==> flow/design.v <==
module controller #(
    parameter [19:0] IDLE_CYCLES = 20'd351832    
)(
    input logic clk, 
    input logic rst, 
    output logic load_sreg, 
    output logic transmit_pixel, 
    output logic [5:0] pixel, 
    output logic [4:0] frame,
    output logic idle
);
    localparam TRANSMIT_FRAME       = 1'b0;
    localparam IDLE                 = 1'b1;
    localparam [2:0] READ_CH_VALS   = 3'b001;
    localparam [2:0] LOAD_SREG      = 3'b010;
    localparam [2:0] TRANSMIT_PIXEL = 3'b100;
    localparam [8:0] TRANSMIT_CYCLES    = 9'd360;        
    logic state;
    logic next_state;
    logic [2:0] transmit_phase;
    logic [2:0] next_transmit_phase;
    logic [5:0] pixel_counter;
    logic [4:0] frame_counter;
    logic [8:0] transmit_counter;
    logic [19:0] idle_counter;
    logic transmit_pixel_done;
    logic idle_done;
    assign transmit_pixel_done = (transmit_counter == TRANSMIT_CYCLES - 1);
    assign idle_done = (idle_counter == IDLE_CYCLES - 1);
    always_ff @(negedge clk) begin
        if (rst) begin
            state <= TRANSMIT_FRAME;
            transmit_phase <= READ_CH_VALS;
        end
        else begin
            state <= next_state;
            transmit_phase <= next_transmit_phase;
        end
    end
    always_comb begin
        next_state = 1'bx;
        unique case (state)
            TRANSMIT_FRAME:
                if ((pixel_counter == 6'd0) && (transmit_pixel_done))
                    next_state = IDLE;
                else
                    next_state = TRANSMIT_FRAME;
            IDLE:
                if (idle_done)
                    next_state = TRANSMIT_FRAME;
                else
                    next_state = IDLE;
        endcase
    end
    always_comb begin
        next_transmit_phase = READ_CH_VALS;
        if (state == TRANSMIT_FRAME) begin
            case (transmit_phase)
                READ_CH_VALS:
                    next_transmit_phase = LOAD_SREG;
                LOAD_SREG:
                    next_transmit_phase = TRANSMIT_PIXEL;
                TRANSMIT_PIXEL:
                    next_transmit_phase = transmit_pixel_done ? READ_CH_VALS : TRANSMIT_PIXEL;
            endcase
        end
    end
    always_ff @(negedge clk) begin
        if (rst) begin
            pixel_counter <= 6'd63;
        end
        else if ((state == TRANSMIT_FRAME) && transmit_pixel_done) begin
            pixel_counter <= pixel_counter - 1;
        end
    end
    always_ff @(negedge clk) begin
        if (rst) begin
            frame_counter <= 5'd0;
        end
        else if (idle_done) begin
            frame_counter <= frame_counter + 1;
        end
    end
    always_ff @(negedge clk) begin
        if (rst) begin
            transmit_counter <= 9'd0;
        end
        else if (transmit_phase == TRANSMIT_PIXEL) begin
            transmit_counter <= transmit_counter + 1;
        end
        else begin
            transmit_counter <= 9'd0;
        end
    end
    always_ff @(negedge clk) begin
        if (rst) begin
            idle_counter <= 20'd0;
        end
        else if (state == IDLE) begin
            idle_counter <= idle_counter + 1;
        end
        else begin
            idle_counter <= 20'd0;
        end
    end
    assign pixel = pixel_counter;
    assign frame = frame_counter;
    assign load_sreg = (transmit_phase == LOAD_SREG);
    assign transmit_pixel = (transmit_phase == TRANSMIT_PIXEL);
    assign idle = (state == IDLE);
endmodule
module ws2812b(
    input logic clk, 
    input logic rst, 
    input logic serial_in, 
    input logic transmit, 
    output logic ws2812b_out, 
    output logic shift
);
    localparam IDLE = 1'b0;
    localparam TRANSMITTING = 1'b1;
    localparam T0_CYCLE_COUNT = 4'd5;
    localparam T1_CYCLE_COUNT = 4'd10;
    localparam MAX_CYCLE_COUNT = 4'd15;
    logic state;
    logic [3:0] cycle_count;
    logic bit_being_sent;
    always_ff @(posedge clk) begin
        if (rst) begin
            state <= IDLE;
            cycle_count <= 4'd0;
            bit_being_sent <= 1'b0;
        end
        else unique case (state)
            IDLE:
                if (transmit == 1'b1) begin
                    state <= TRANSMITTING;
                    cycle_count <= 4'd0;
                    bit_being_sent <= serial_in;
                end
            TRANSMITTING:
                if (transmit == 1'b0) begin
                    state <= IDLE;
                end
                else if (cycle_count == MAX_CYCLE_COUNT - 1) begin
                    cycle_count <= 4'd0;
                    bit_being_sent <= serial_in;
                end
                else begin
                    cycle_count <= cycle_count + 1;
                end
        endcase
    end
    always_comb begin
        if (state == TRANSMITTING)
            if (bit_being_sent == 1'b0)
                ws2812b_out = (cycle_count < T0_CYCLE_COUNT);
            else
                ws2812b_out = (cycle_count < T1_CYCLE_COUNT);
        else
            ws2812b_out = 1'b0;
    end
    assign shift = (state == TRANSMITTING) && (cycle_count == 4'd0);
endmodule
module game_of_life (
    input logic clk,
    input logic update,
    input logic [63:0] current_bits,
    output logic [63:0] next_bits
);
    localparam num_rows = 8;
    localparam num_cols = 8;
    int idx;
    int neighbors;
    logic alive;
    int neighbor_row;
    int neighbor_col;
    int nidx;
    always_ff @(posedge clk) begin
        if (update) begin
            for (int row = 0; row < num_rows; row++) begin
                for (int col = 0; col < num_cols; col++) begin
                    idx = row * num_cols + col;
                    neighbors = 0;
                    for (int delta_row = -1; delta_row <= 1; delta_row++) begin
                        for (int delta_col = -1; delta_col <= 1; delta_col++) begin
                            if (!(delta_row == 0 && delta_col == 0)) begin
                                neighbor_row = (row + delta_row + num_rows) % num_rows;
                                neighbor_col = (col + delta_col + num_cols) % num_cols;
                                nidx = neighbor_row * num_cols + neighbor_col;
                                if (current_bits[nidx])
                                    neighbors = neighbors + 1;
                            end
                        end
                    end
                    alive = current_bits[idx];
                    if (alive) begin
                        if ((neighbors == 2) || (neighbors == 3))
                            next_bits[idx] <= 1'b1;
                        else
                            next_bits[idx] <= 1'b0;
                    end
                    else begin
                        if (neighbors == 3)
                            next_bits[idx] <= 1'b1;
                        else
                            next_bits[idx] <= 1'b0;
                    end
                end
            end
        end
    end
endmodule
module top(
    input logic clk,
    input logic rst,
    input logic [63:0] init_r,
    input logic [63:0] init_g,
    input logic [63:0] init_b,
    output logic _48b,
    output logic _45a
);
    logic [5:0] pixel;
    logic [4:0] frame;
    logic [10:0] address;
    logic [23:0] shift_reg;
    logic load_sreg;
    logic transmit_pixel;
    logic shift;
    logic ws2812b_out;
    logic ctrl_idle;
    localparam clock_rate = 12000000;
    assign address = { 5'd0, pixel };
    logic [7:0] frame_buffer_R [0:63];
    logic [7:0] frame_buffer_G [0:63];
    logic [7:0] frame_buffer_B [0:63];
    ws2812b u_ws (
        .clk                (clk),
        .rst                (rst),
        .serial_in          (shift_reg[23]),
        .transmit           (transmit_pixel),
        .ws2812b_out        (ws2812b_out),
        .shift              (shift)
    );
    controller #(
        .IDLE_CYCLES        (20'd1000)
    ) u_ctrl (
        .clk                (clk),
        .rst                (rst),
        .load_sreg          (load_sreg),
        .transmit_pixel     (transmit_pixel),
        .pixel              (pixel),
        .frame              (frame),
        .idle               (ctrl_idle)
    );
    localparam UPDATE_CYCLES = 30000;
    localparam logic [7:0] BRIGHTNESS = 8'h05;
    logic [63:0] frame_bits_R, frame_bits_G, frame_bits_B;
    logic [63:0] next_bits_R, next_bits_G, next_bits_B;
    logic auto_update_sig;
    always_comb begin
        for (int i = 0; i < 64; i++) begin
            frame_bits_R[i] = frame_buffer_R[i];
            frame_bits_G[i] = frame_buffer_G[i];
            frame_bits_B[i] = frame_buffer_B[i];
        end
    end
    game_of_life u_gol_R (
        .clk            (clk),
        .update         (auto_update_sig),
        .current_bits   (frame_bits_R),
        .next_bits      (next_bits_R)
    );
    game_of_life u_gol_G (
        .clk            (clk),
        .update         (auto_update_sig),
        .current_bits   (frame_bits_G),
        .next_bits      (next_bits_G)
    );
    game_of_life u_gol_B (
        .clk            (clk),
        .update         (auto_update_sig),
        .current_bits   (frame_bits_B),
        .next_bits      (next_bits_B)
    );
    logic [$clog2(clock_rate) - 1:0] copy_counter;
    logic update_pending;
    always_ff @(posedge clk) begin
        if (rst) begin
            copy_counter <= 0;
            auto_update_sig <= 1'b0;
            update_pending <= 1'b0;
            for (int i = 0; i < 64; i++) begin
                frame_buffer_R[i] <= init_r[i] ? BRIGHTNESS : 8'h00;
                frame_buffer_G[i] <= init_g[i] ? BRIGHTNESS : 8'h00;
                frame_buffer_B[i] <= init_b[i] ? BRIGHTNESS : 8'h00;
            end
        end
        else begin
            if (UPDATE_CYCLES != 0) begin
                if (copy_counter == UPDATE_CYCLES - 1) begin
                    copy_counter <= 0;
                    auto_update_sig <= 1'b1;
                    update_pending <= 1'b1;
                end else begin
                    copy_counter <= copy_counter + 1;
                    auto_update_sig <= 1'b0;
                end
            end else begin
                auto_update_sig <= 1'b0;
            end
            if (update_pending && ctrl_idle && !auto_update_sig) begin
                update_pending <= 1'b0;
                for (int i = 0; i < 64; i++) begin
                    frame_buffer_R[i] <= next_bits_R[i] ? BRIGHTNESS : 8'h00;
                    frame_buffer_G[i] <= next_bits_G[i] ? BRIGHTNESS : 8'h00;
                    frame_buffer_B[i] <= next_bits_B[i] ? BRIGHTNESS : 8'h00;
                end
            end
        end
    end
    always_ff @(posedge clk) begin
        if (rst) begin
            shift_reg <= 24'd0;
        end
        else if (load_sreg) begin
            shift_reg <= { frame_buffer_G[address], frame_buffer_R[address], frame_buffer_B[address] };
        end
        else if (shift) begin
            shift_reg <= { shift_reg[22:0], 1'b0 };
        end
    end
    assign _48b = ws2812b_out;
    assign _45a = ~ws2812b_out;
endmodule
Reports on top
The steps from the RTL of top to its reports follow in flow order. Lines are those of the file above, counted from 1. Cell names lack the library's common part. The mark -- stands for no value.

Design top: top. Clock input: clk. Cell library: sky130hd. Corner: tt_025C_1v80.

Elaborated design
Source: Yosys, flattened and elaborated. Widths are those after wreduce. Registers that Yosys merges into a memory's read port (data or address) are not register bits. Print and check cells do not count.

Cells after elaboration: 6754. Register bits after elaboration: 1823. Under input port bits stands 194. Under output and inout port bits stands 2.

Under $lt $le $gt $ge stands 2. Muxes and demuxes: 4526. For bitwise operators the number is 4. For reductions and logical operators the number is 209. The entry for add/subtract/negate cells reads 1349. The entry for equality and inequality tests reads 457.

Operators by type and width (number): 2-to-1 mux 32 bit (2892); adder 32 x 2 -> 32 bit (second input constant) (1344); equality test 32 x 3 -> 1 bit (second input constant) (384); 2-to-1 mux 8 bit (396); case mux 8 bit (select 64 bit) (3); 2-to-1 mux 3 bit (397); 2-to-1 mux 60 bit (12); 2-to-1 mux 56 bit (12); 2-to-1 mux 52 bit (12); 2-to-1 mux 48 bit (12); 2-to-1 mux 64 bit (9); 2-to-1 mux 63 bit (9); 2-to-1 mux 62 bit (9); 2-to-1 mux 61 bit (9); 2-to-1 mux 59 bit (9); 2-to-1 mux 44 bit (12); 2-to-1 mux 58 bit (9); 2-to-1 mux 57 bit (9); 2-to-1 mux 55 bit (9); 2-to-1 mux 54 bit (9); 2-to-1 mux 40 bit (12); 2-to-1 mux 53 bit (9); 2-to-1 mux 51 bit (9); 2-to-1 mux 50 bit (9); 2-to-1 mux 49 bit (9); 2-to-1 mux 36 bit (12); 2-to-1 mux 47 bit (9); 2-to-1 mux 46 bit (9).

Other operator kinds: 74; their cells: 912.

Logic depth
Longest topological path by Yosys (ltp), each cell counted once; first at word level (registers and memories cut), then after technology mapping (sequential cells cut; the memories' decode and read muxes count).

The entry for word-level depth reads 187. Under ABC_AREA stands 0. Under mapped depth stands 26. Gate-level depth less buffers: 24.

After synthesis
The flow's flattened synthesis, as Yosys stat reports it; memories are mapped. The netlist is that of the ABC_AREA named above (0 if unset); the other value can give another one.

Under cell count stands 12720. The figure for synthesis area is 103927.2 µm². Sequential part of the area: 13432.9 µm². The entry for mapped flip-flops reads 479. The entry for buffers reads 708.

Cells by type: ha_1 (number 1352, total area 1.69E+04 µm²); edfxtp_1 (number 384, total area 1.15E+04 µm²); xnor2_1 (number 1256, total area 1.1E+04 µm²); nand2_1 (number 1613, total area 6.05E+03 µm²); xor2_1 (number 598, total area 5.24E+03 µm²); mux2_2 (number 368, total area 4.14E+03 µm²); xnor3_1 (number 162, total area 3.65E+03 µm²); xor3_1 (number 138, total area 3.28E+03 µm²); nor2_1 (number 788, total area 2.96E+03 µm²); nand3_1 (number 461, total area 2.31E+03 µm²); mux2i_1 (number 213, total area 2.13E+03 µm²); and2_1 (number 309, total area 1.93E+03 µm²); dfxtp_1 (number 95, total area 1.9E+03 µm²); inv_1 (number 497, total area 1.87E+03 µm²); o31ai_1 (number 244, total area 1.83E+03 µm²); clkbuf_1 (number 455, total area 1.71E+03 µm²); o21ai_0 (number 284, total area 1.42E+03 µm²); nand4_1 (number 220, total area 1376.32 µm²).

Not listed: further types 82, cells in them 3283. By module: a second synthesis without flattening, with its own total; a netlist apart from the flattened one above.

Under cell total of the unflattened synthesis stands 12985. Under area total of the unflattened synthesis stands 103056.3 µm².

Rows give one instance, submodules left out.

Modules: game_of_life (cells 3922, sequential area 1921.8 µm², times used 3, area 29458.3 µm²); top (cells 958, sequential area 6766.5 µm², times used 1, area 12354.3 µm²); controller (IDLE_CYCLES=1000) (cells 219, sequential area 880.8 µm², times used 1, area 1985.7 µm²); ws2812b (cells 42, sequential area 120.1 µm², times used 1, area 341.6 µm²).

Top module top; platform sky130hd; tools Yosys and OpenROAD; 5 stored runs in no particular order. Input and output delays are each 20% of the period that was set; the output load is 0.01 pF. "power" rests on the timing tool's default activity at the inputs, not on a simulated workload.

Entry A has these settings: CELL_PAD_IN_SITES_DETAIL_PLACEMENT 2; CORE_ASPECT_RATIO 0.85; CORE_UTILIZATION 40; CTS_CLUSTER_SIZE 53; GPL_ROUTABILITY_DRIVEN 0; HOLD_SLACK_MARGIN 0.15; MAX_ROUTING_LAYER met4; PLACE_DENSITY 0.89; TNS_END_PERCENT 10; period_ns 5.11; CAP_MARGIN 20; CORE_MARGIN 2; SLEW_MARGIN 20. Outcome: no final report: clock tree synthesis broke off with DPL-0033.

Entry B has these settings: CORE_UTILIZATION 40; period_ns 8.63; CAP_MARGIN 20; CORE_MARGIN 2; SLEW_MARGIN 20. For the chip area after synthesis (Yosys) the run shows 103,927.2 µm². The measured smallest setup slack is 1,149 ps. The post-route setup TNS comes to 0 ps. The die size stands at 263,913.0 µm². The utilization after routing comes to 0.432. For the standard-cell area after layout the run shows 111,912.0 µm². The measured power is 19,220 uW. For the final worst hold slack the run shows 426 ps.

Entry C has these settings: ABC_AREA 1; CAP_MARGIN 10; CELL_PAD_IN_SITES_DETAIL_PLACEMENT 1; CORE_ASPECT_RATIO 0.55; CORE_UTILIZATION 35; CTS_CLUSTER_DIAMETER 387; CTS_CLUSTER_SIZE 55; GPL_TIMING_DRIVEN 0; MIN_ROUTING_LAYER met2; PLACE_DENSITY 0.65; SETUP_SLACK_MARGIN 1.29; period_ns 8.6; CORE_MARGIN 2; SLEW_MARGIN 20. Outcome: no final report: routing broke off with GRT-0116.

Entry D has these settings: CORE_UTILIZATION 40; period_ns 9.16; CAP_MARGIN 20; CORE_MARGIN 2; SLEW_MARGIN 20. For the chip area after synthesis (Yosys) the run shows 103,927.2 µm². The measured smallest setup slack is 1,267 ps. The post-route setup TNS comes to 0 ps. The die size stands at 263,913.0 µm². The utilization after routing comes to 0.433. For the standard-cell area after layout the run shows 112,161.0 µm². The measured power is 18,305 uW. For the final worst hold slack the run shows 430 ps.

Entry E has these settings: CELL_PAD_IN_SITES_DETAIL_PLACEMENT 2; CORE_ASPECT_RATIO 1.84; CORE_MARGIN 5; CORE_UTILIZATION 47; CTS_CLUSTER_SIZE 53; GPL_ROUTABILITY_DRIVEN 0; HOLD_SLACK_MARGIN -0.02; MAX_ROUTING_LAYER met4; MIN_ROUTING_LAYER met2; PLACE_DENSITY 0.89; TNS_END_PERCENT 10; period_ns 5.11; CAP_MARGIN 20; SLEW_MARGIN 20. Outcome: no final report: placement broke off with DPL-0033.
